==> flow/design.v <==
module incline_sat(
    input [12:0] incline,
    output [9:0] incline_sat
);
assign incline_sat = (~incline[12] && |incline[12:9]) ? 10'h1FF : 
                    (incline[12] && ~(&incline[12:9])) ? 10'h200 : incline[9:0];
endmodule
module desiredDrive(
    input [11:0] avg_torque,
    input [4:0] cadence,
    input not_pedaling,
    input [12:0] incline,
    input [2:0] scale,
    output [11:0] target_curr
);
localparam TORQUE_MIN = 12'h380;
localparam TOO_SMALL = 5'h05;
logic [9:0] inc_sat;
incline_sat i1( .incline(incline), .incline_sat(inc_sat));
logic [10:0] incline_factor;
assign incline_factor = {inc_sat[9], inc_sat[9:0]} + 11'd256;
logic [8:0] incline_factor_limit;
assign incline_factor_limit = (incline_factor[10] == 1'b1) ? 9'h000 : (incline_factor[9]) ? 9'h1FF : incline_factor[8:0];
logic [5:0] cadence_factor;
assign cadence_factor = (|cadence[4:1]) ? ({1'b0, cadence} + 6'd32) : 6'h00;
logic [12:0]torque_off;
assign torque_off = {1'b0, avg_torque} - {1'b0, TORQUE_MIN};
logic [12:0] torque_pos;
assign torque_pos = (torque_off[12] == 1'b1) ? 12'h000 : torque_off[11:0];
logic [30:0]assist_prod;
assign assist_prod = not_pedaling ? 30'h00000000 : (torque_pos * incline_factor_limit * cadence_factor * scale);
assign target_curr = (|assist_prod[29:27]) ? 12'hFFF : assist_prod[26:15];
endmodule
module desiredDrive_reg(
    input clk, rst_n,
    input [11:0] avg_torque,
    input [4:0] cadence,
    input not_pedaling,
    input [12:0] incline,
    input [2:0] scale,
    output logic [11:0] target_curr
);
logic [11:0] avg_torque_r;
logic [4:0] cadence_r;
logic not_pedaling_r;
logic [12:0] incline_r;
logic [2:0] scale_r;
logic [11:0] target_curr_nxt;
always_ff @(posedge clk, negedge rst_n) begin
    if (!rst_n) begin
        avg_torque_r <= 12'h000;
        cadence_r <= 5'h00;
        not_pedaling_r <= 1'b0;
        incline_r <= 13'h0000;
        scale_r <= 3'h0;
    end
    else begin
        avg_torque_r <= avg_torque;
        cadence_r <= cadence;
        not_pedaling_r <= not_pedaling;
        incline_r <= incline;
        scale_r <= scale;
    end
end
desiredDrive iDD(.avg_torque(avg_torque_r), .cadence(cadence_r), .not_pedaling(not_pedaling_r),
                 .incline(incline_r), .scale(scale_r), .target_curr(target_curr_nxt));
always_ff @(posedge clk, negedge rst_n) begin
    if (!rst_n)
        target_curr <= 12'h000;
    else
        target_curr <= target_curr_nxt;
end
endmodule
# --- Reports on desiredDrive_reg ---
# Tool output for the design above, in the order of the flow.
# Lines are those of the file above, counted from 1.
# Cell names lack the library's common part.
design:
  top: "desiredDrive_reg"
  clock: "clk"
  lib: "sky130hd"
  lib_corner: "tt_025C_1v80"

# --- Word-level counts ---
# Yosys after proc, flatten, opt, wreduce and memory -nomap, before mapping. Enables and synchronous resets that opt folds into registers are not counted as muxes. Memory bits, and registers merged into a memory's read port (data or address), are not among the register bits. Print and check cells are not counted. Equal cells are merged and count once.
bits:
  regBits: 46
  in_bits: 36
  word_cells: 28
op_classes:
  add_sub_neg: 3
  multipliers: 3
  muxes: 8
  logic: 2
  reduce_and_logical: 6
op_table:
  columns: ["op", "n"]
  rows:
  - ["12-bit by 9-bit multiplier with 21-bit output", 1]
  - ["31-bit by 6-bit multiplier with 31-bit output", 1]
  - ["31-bit by 3-bit multiplier with 30-bit output", 1]
  - ["30-bit 2-to-1 mux", 1]
  - ["12-bit 2-to-1 mux", 2]
  - ["10-bit 2-to-1 mux", 2]
  - ["9-bit 2-to-1 mux", 2]
  - ["12-bit by 10-bit subtractor with 13-bit output (second input constant)", 1]
  - ["10-bit by 10-bit adder with 11-bit output (second input constant)", 1]
  - ["4-bit OR reduction", 2]
  - ["5-bit by 6-bit adder with 6-bit output (second input constant)", 1]
  - ["6-bit 2-to-1 mux", 1]
  - ["4-bit AND reduction", 1]
  - ["3-bit OR reduction", 1]
  - ["1-bit logical AND", 2]
  - ["1-bit NOT", 2]

# --- Longest topological paths ---
# Yosys ltp: most cells in a row. Word level: on the elaborated netlist, between registers, memories and ports. Mapped: between sequential cells and ports; inverters and the memories' decode and read muxes count.
logic_depth:
  depth_word: 14
  ABC_AREA: 0
  ltp_mapped: 55
  mapped_depth_nobuf: 53

# --- Synthesis result ---
# Source: synth_stat.txt of the flow (Yosys; design flattened, memories mapped). It holds for the ABC_AREA given above (unset counts as 0); a run with the other value may have another netlist.
synth_totals:
  stdcells: 1324
  area_um2: 11094.4
  seqArea_um2: 1151.1
  ff_cells: 46
types:
  columns: ["type", "n", "area_total_um2"]
  rows:
  - ["fa_1", 174, 3.48E+03]
  - ["ha_1", 109, 1.36E+03]
  - ["dfrtp_1", 46, 1.15E+03]
  - ["inv_1", 249, 934.646]
  - ["nand2_1", 201, 754.474]
  - ["and2_1", 60, 375.36]
  - ["nor2_1", 81, 304.042]
  - ["a21oi_1", 51, 255.245]
  - ["xnor2_1", 26, 227.718]
  - ["a21o_1", 30, 225.216]
  - ["nand3_1", 40, 200.192]
  - ["xor2_1", 19, 166.41]
  - ["o21ai_0", 32, 160.154]
  - ["clkbuf_1", 35, 131.376]
  - ["nor3_1", 19, 95.091]
  - ["a2111oi_4", 3, 82.579]
  - ["nor2b_1", 13, 81.328]
  - ["a211oi_1", 10, 75.072]
# Not listed: further types 47, cells in them 126.
# The figures by module come from a second, unflattened synthesis with its own total; it is not the netlist above.
hier_totals:
  cells_unflattened: 1304
  hier_area_um2: 10934.2
# Rows give one instance, submodules left out.
modules:
  columns: ["module", "n_inst", "cells", "area_um2", "mod_seq_area_um2"]
  rows:
  - ["desiredDrive", 1, 1224, 9544.2, 0.0]
  - ["desiredDrive_reg", 1, 46, 1151.1, 1151.1]
  - ["incline_sat", 1, 34, 239.0, 0.0]

# --- Worst setup path after synthesis ---
# Path of least setup slack by OpenSTA after synthesis, without wires, with an ideal clock, recovery checks aside; 20% of the period is set as input and as output delay. Where synthesis merged equal registers, the netlist keeps one of their names.
synth_timing:
  path_type: "register to register"
  start: "reg incline_r[11]"
  end: "reg (name not given)"
  tclk_ns: 13.0
  setup_time_ns: 0.132
  launch_ns: 0.000
  t_arrival_ns: 11.286
  t_required_ns: 12.868
  setup_slack_ns: 1.582
  delay_ns: 11.418
  path_stages: 50
  n_path_buf: 3
  synth_period_reached_ns: 11.418
# "delay_ns" is the arrival time less input delay plus setup time.
# "path_stages" counts driving pins, that of a launching flip-flop among them; a cell with two outputs on the path counts twice.
# "synth_period_reached_ns" = period - worst setup slack (recovery checks aside). The figure is calculated, with input and output delays left at 20% of the set period.
# The rows between start and end are the longest chain of elaborated cells between them; the timing report does not say that the signal goes this way. Where chains are equally long, one stands for them.
# A line is the first line of the expression or statement that the cell stems from. Yosys adds cells for indexed reads and writes and turns some case tables into memories.
synth_via:
  cell_sequence: "dfrtp_1 nor3_1 nor2_1 a21o_1 ha_1 nor2_1 clkbuf_1 a21o_1 clkbuf_1 nor2_1 fa_1 inv_1 fa_1 inv_1 fa_1 inv_1 fa_1 inv_1 [14 not listed] a21o_1 a2111oi_4 o32ai_2 a21oi_1 inv_1 a21oi_1 xnor2_1 nand2_1 fa_1 inv_1 ha_1 nand4_1 a2111oi_4 or2_2 o2111ai_1 a211oi_2 buf_6 o21ai_0"
  elab_chain_cells: 14
  cone_cells: 16
synth_lines:
  columns: ["element", "line", "rtl"]
  rows:
  - ["from (decl)", 46, "logic [12:0] incline_r;"]
  - ["from (assign)", 54, "incline_r <= 13'h0000;"]
  - ["from (assign)", 61, "incline_r <= incline;"]
  - ["4-bit AND reduction", 6, "(incline[12] && ~(&incline[12:9])) ? 10'h200 : incline[9:0];"]
  - ["1-bit NOT", 6, null]
  - ["1-bit logical AND", 6, null]
  - ["10-bit 2-to-1 mux", 6, null]
  - ["10-bit 2-to-1 mux", 5, "assign incline_sat = (~incline[12] && |incline[12:9]) ? 10'h1FF :"]
  - ["10-bit by 10-bit adder with 11-bit output", 21, "assign incline_factor = {inc_sat[9], inc_sat[9:0]} + 11'd256;"]
  - ["9-bit 2-to-1 mux (2 in a row)", 23, "assign incline_factor_limit = (incline_factor[10] == 1'b1) ? 9'h000 : (incline_factor[9]) ? 9'h1FF : incline_f ..."]
  - ["12-bit by 9-bit multiplier with 21-bit output", 31, "assign assist_prod = not_pedaling ? 30'h00000000 : (torque_pos * incline_factor_limit * cadence_factor * scale ..."]
  - ["31-bit by 6-bit multiplier with 31-bit output", 31, null]
  - ["31-bit by 3-bit multiplier with 30-bit output", 31, null]
  - ["30-bit 2-to-1 mux", 31, null]
  - ["3-bit OR reduction", 32, null]
  - ["12-bit 2-to-1 mux", 32, null]
  - ["to (assign)", 69, null]
  - ["to (assign)", 71, null]
  - ["to (decl)", 41, null]

# --- Worst path after layout ---
# Path of least setup slack in the final report of flow run A (OpenROAD, finished layout, wires in). Where an end is a register, its clock arrival counts in the times.
layout_timing:
  path_type: "register to register"
  start: "reg incline_r[11]"
  end: "reg (name not given)"
  tclk_ns: 15.4
  setup_time_ns: 0.16
  launch_ns: 0.32
  t_arrival_ns: 13.53
  t_required_ns: 15.56
  setup_slack_ns: 2.03
  path_stages: 46
  n_path_buf: 0
# The rows between start and end are the longest chain of elaborated cells between them; the timing report does not say that the signal goes this way. Where chains are equally long, one stands for them.
layout_via:
  cell_sequence: "dfrtp_1 nor3_1 nor2_1 a21o_1 ha_1 inv_1 o2111ai_1 nor2b_1 nand3_1 fa_1 inv_1 fa_1 ha_1 inv_1 fa_1 fa_1 nor2b_1 o21ai_0 [10 not listed] fa_1 inv_1 ha_1 or2_2 a2111oi_2 o311ai_0 a31o_2 a21oi_1 xnor2_1 and2_1 fa_1 ha_1 nand4_1 a2111oi_4 o21ai_0 and4b_1 a211oi_2 o21ai_0"
  elab_chain_cells: 14
  cone_cells: 16
layout_lines:
  columns: ["element", "line", "rtl"]
  rows:
  - ["from (decl)", 46, "logic [12:0] incline_r;"]
  - ["from (assign)", 54, "incline_r <= 13'h0000;"]
  - ["from (assign)", 61, "incline_r <= incline;"]
  - ["4-bit AND reduction", 6, "(incline[12] && ~(&incline[12:9])) ? 10'h200 : incline[9:0];"]
  - ["1-bit NOT", 6, null]
  - ["1-bit logical AND", 6, null]
  - ["10-bit 2-to-1 mux", 6, null]
  - ["10-bit 2-to-1 mux", 5, "assign incline_sat = (~incline[12] && |incline[12:9]) ? 10'h1FF :"]
  - ["10-bit by 10-bit adder with 11-bit output", 21, "assign incline_factor = {inc_sat[9], inc_sat[9:0]} + 11'd256;"]
  - ["9-bit 2-to-1 mux (2 in a row)", 23, "assign incline_factor_limit = (incline_factor[10] == 1'b1) ? 9'h000 : (incline_factor[9]) ? 9'h1FF : incline_f ..."]
  - ["12-bit by 9-bit multiplier with 21-bit output", 31, "assign assist_prod = not_pedaling ? 30'h00000000 : (torque_pos * incline_factor_limit * cadence_factor * scale ..."]
  - ["31-bit by 6-bit multiplier with 31-bit output", 31, null]
  - ["31-bit by 3-bit multiplier with 30-bit output", 31, null]
  - ["30-bit 2-to-1 mux", 31, null]
  - ["3-bit OR reduction", 32, null]
  - ["12-bit 2-to-1 mux", 32, null]
  - ["to (assign)", 69, null]
  - ["to (assign)", 71, null]
  - ["to (decl)", 41, null]

# Measured results for desiredDrive_reg: 3 stored runs of the Yosys and OpenROAD flow on sky130hd. The settings differ; the order carries no meaning. The constraints put input and output delay at 20% of the set period each and load the outputs with 0.01 pF.
# "period_reached_ns" means the clock period less the worst setup slack. The figure is calculated, with input and output delays left at 20% of the set period.
runs:
  - name: "flow run A"
    settings:
      CAP_MARGIN: 35
      CELL_PAD_IN_SITES_GLOBAL_PLACEMENT: 3
      CORE_UTILIZATION: 30
      CTS_CLUSTER_DIAMETER: 103
      CTS_CLUSTER_SIZE: 60
      GPL_TIMING_DRIVEN: 1
      MAX_ROUTING_LAYER: "met4"
      PLACE_DENSITY_LB_ADDON: 0.08
      SETUP_SLACK_MARGIN: 0.48
      SLEW_MARGIN: 10
      TNS_END_PERCENT: 15
      period_ns: 15.4
      CORE_MARGIN: 2
    results:
      setup_ws_ns: 2.029
      hold_ws_ns: 0.774
      setup_tns_ns: 0.000
      die_footprint_um2: 38535.7
      finalUtil_pct: 33.6
      period_reached_ns: 13.371
      yosys.chip_area_um2: 11094.4
  - name: "flow run B"
    settings:
      CORE_UTILIZATION: 30
      period_ns: 12.3
      CAP_MARGIN: 20
      CORE_MARGIN: 2
      SLEW_MARGIN: 20
    results:
      die_footprint_um2: 38535.7
      period_reached_ns: 11.688
      setup_ws_ns: 0.612
      setup_tns_ns: 0.000
      hold_ws_ns: 0.774
      yosys.chip_area_um2: 11094.4
      finalUtil_pct: 34.4
  - name: "flow run C"
    settings:
      ABC_AREA: 1
      CAP_MARGIN: 10
      CORE_UTILIZATION: 40
      CTS_CLUSTER_DIAMETER: 31
      HOLD_SLACK_MARGIN: 0.19
      PLACE_DENSITY: 0.4
      SLEW_MARGIN: 35
      TNS_END_PERCENT: 100
      period_ns: 13.0
      CORE_MARGIN: 2
    results:
      setup_tns_ns: 0.000
      die_footprint_um2: 29429.4
      setup_ws_ns: 1.101
      yosys.chip_area_um2: 11229.5
      finalUtil_pct: 44.5
      hold_ws_ns: 0.690
      period_reached_ns: 11.899
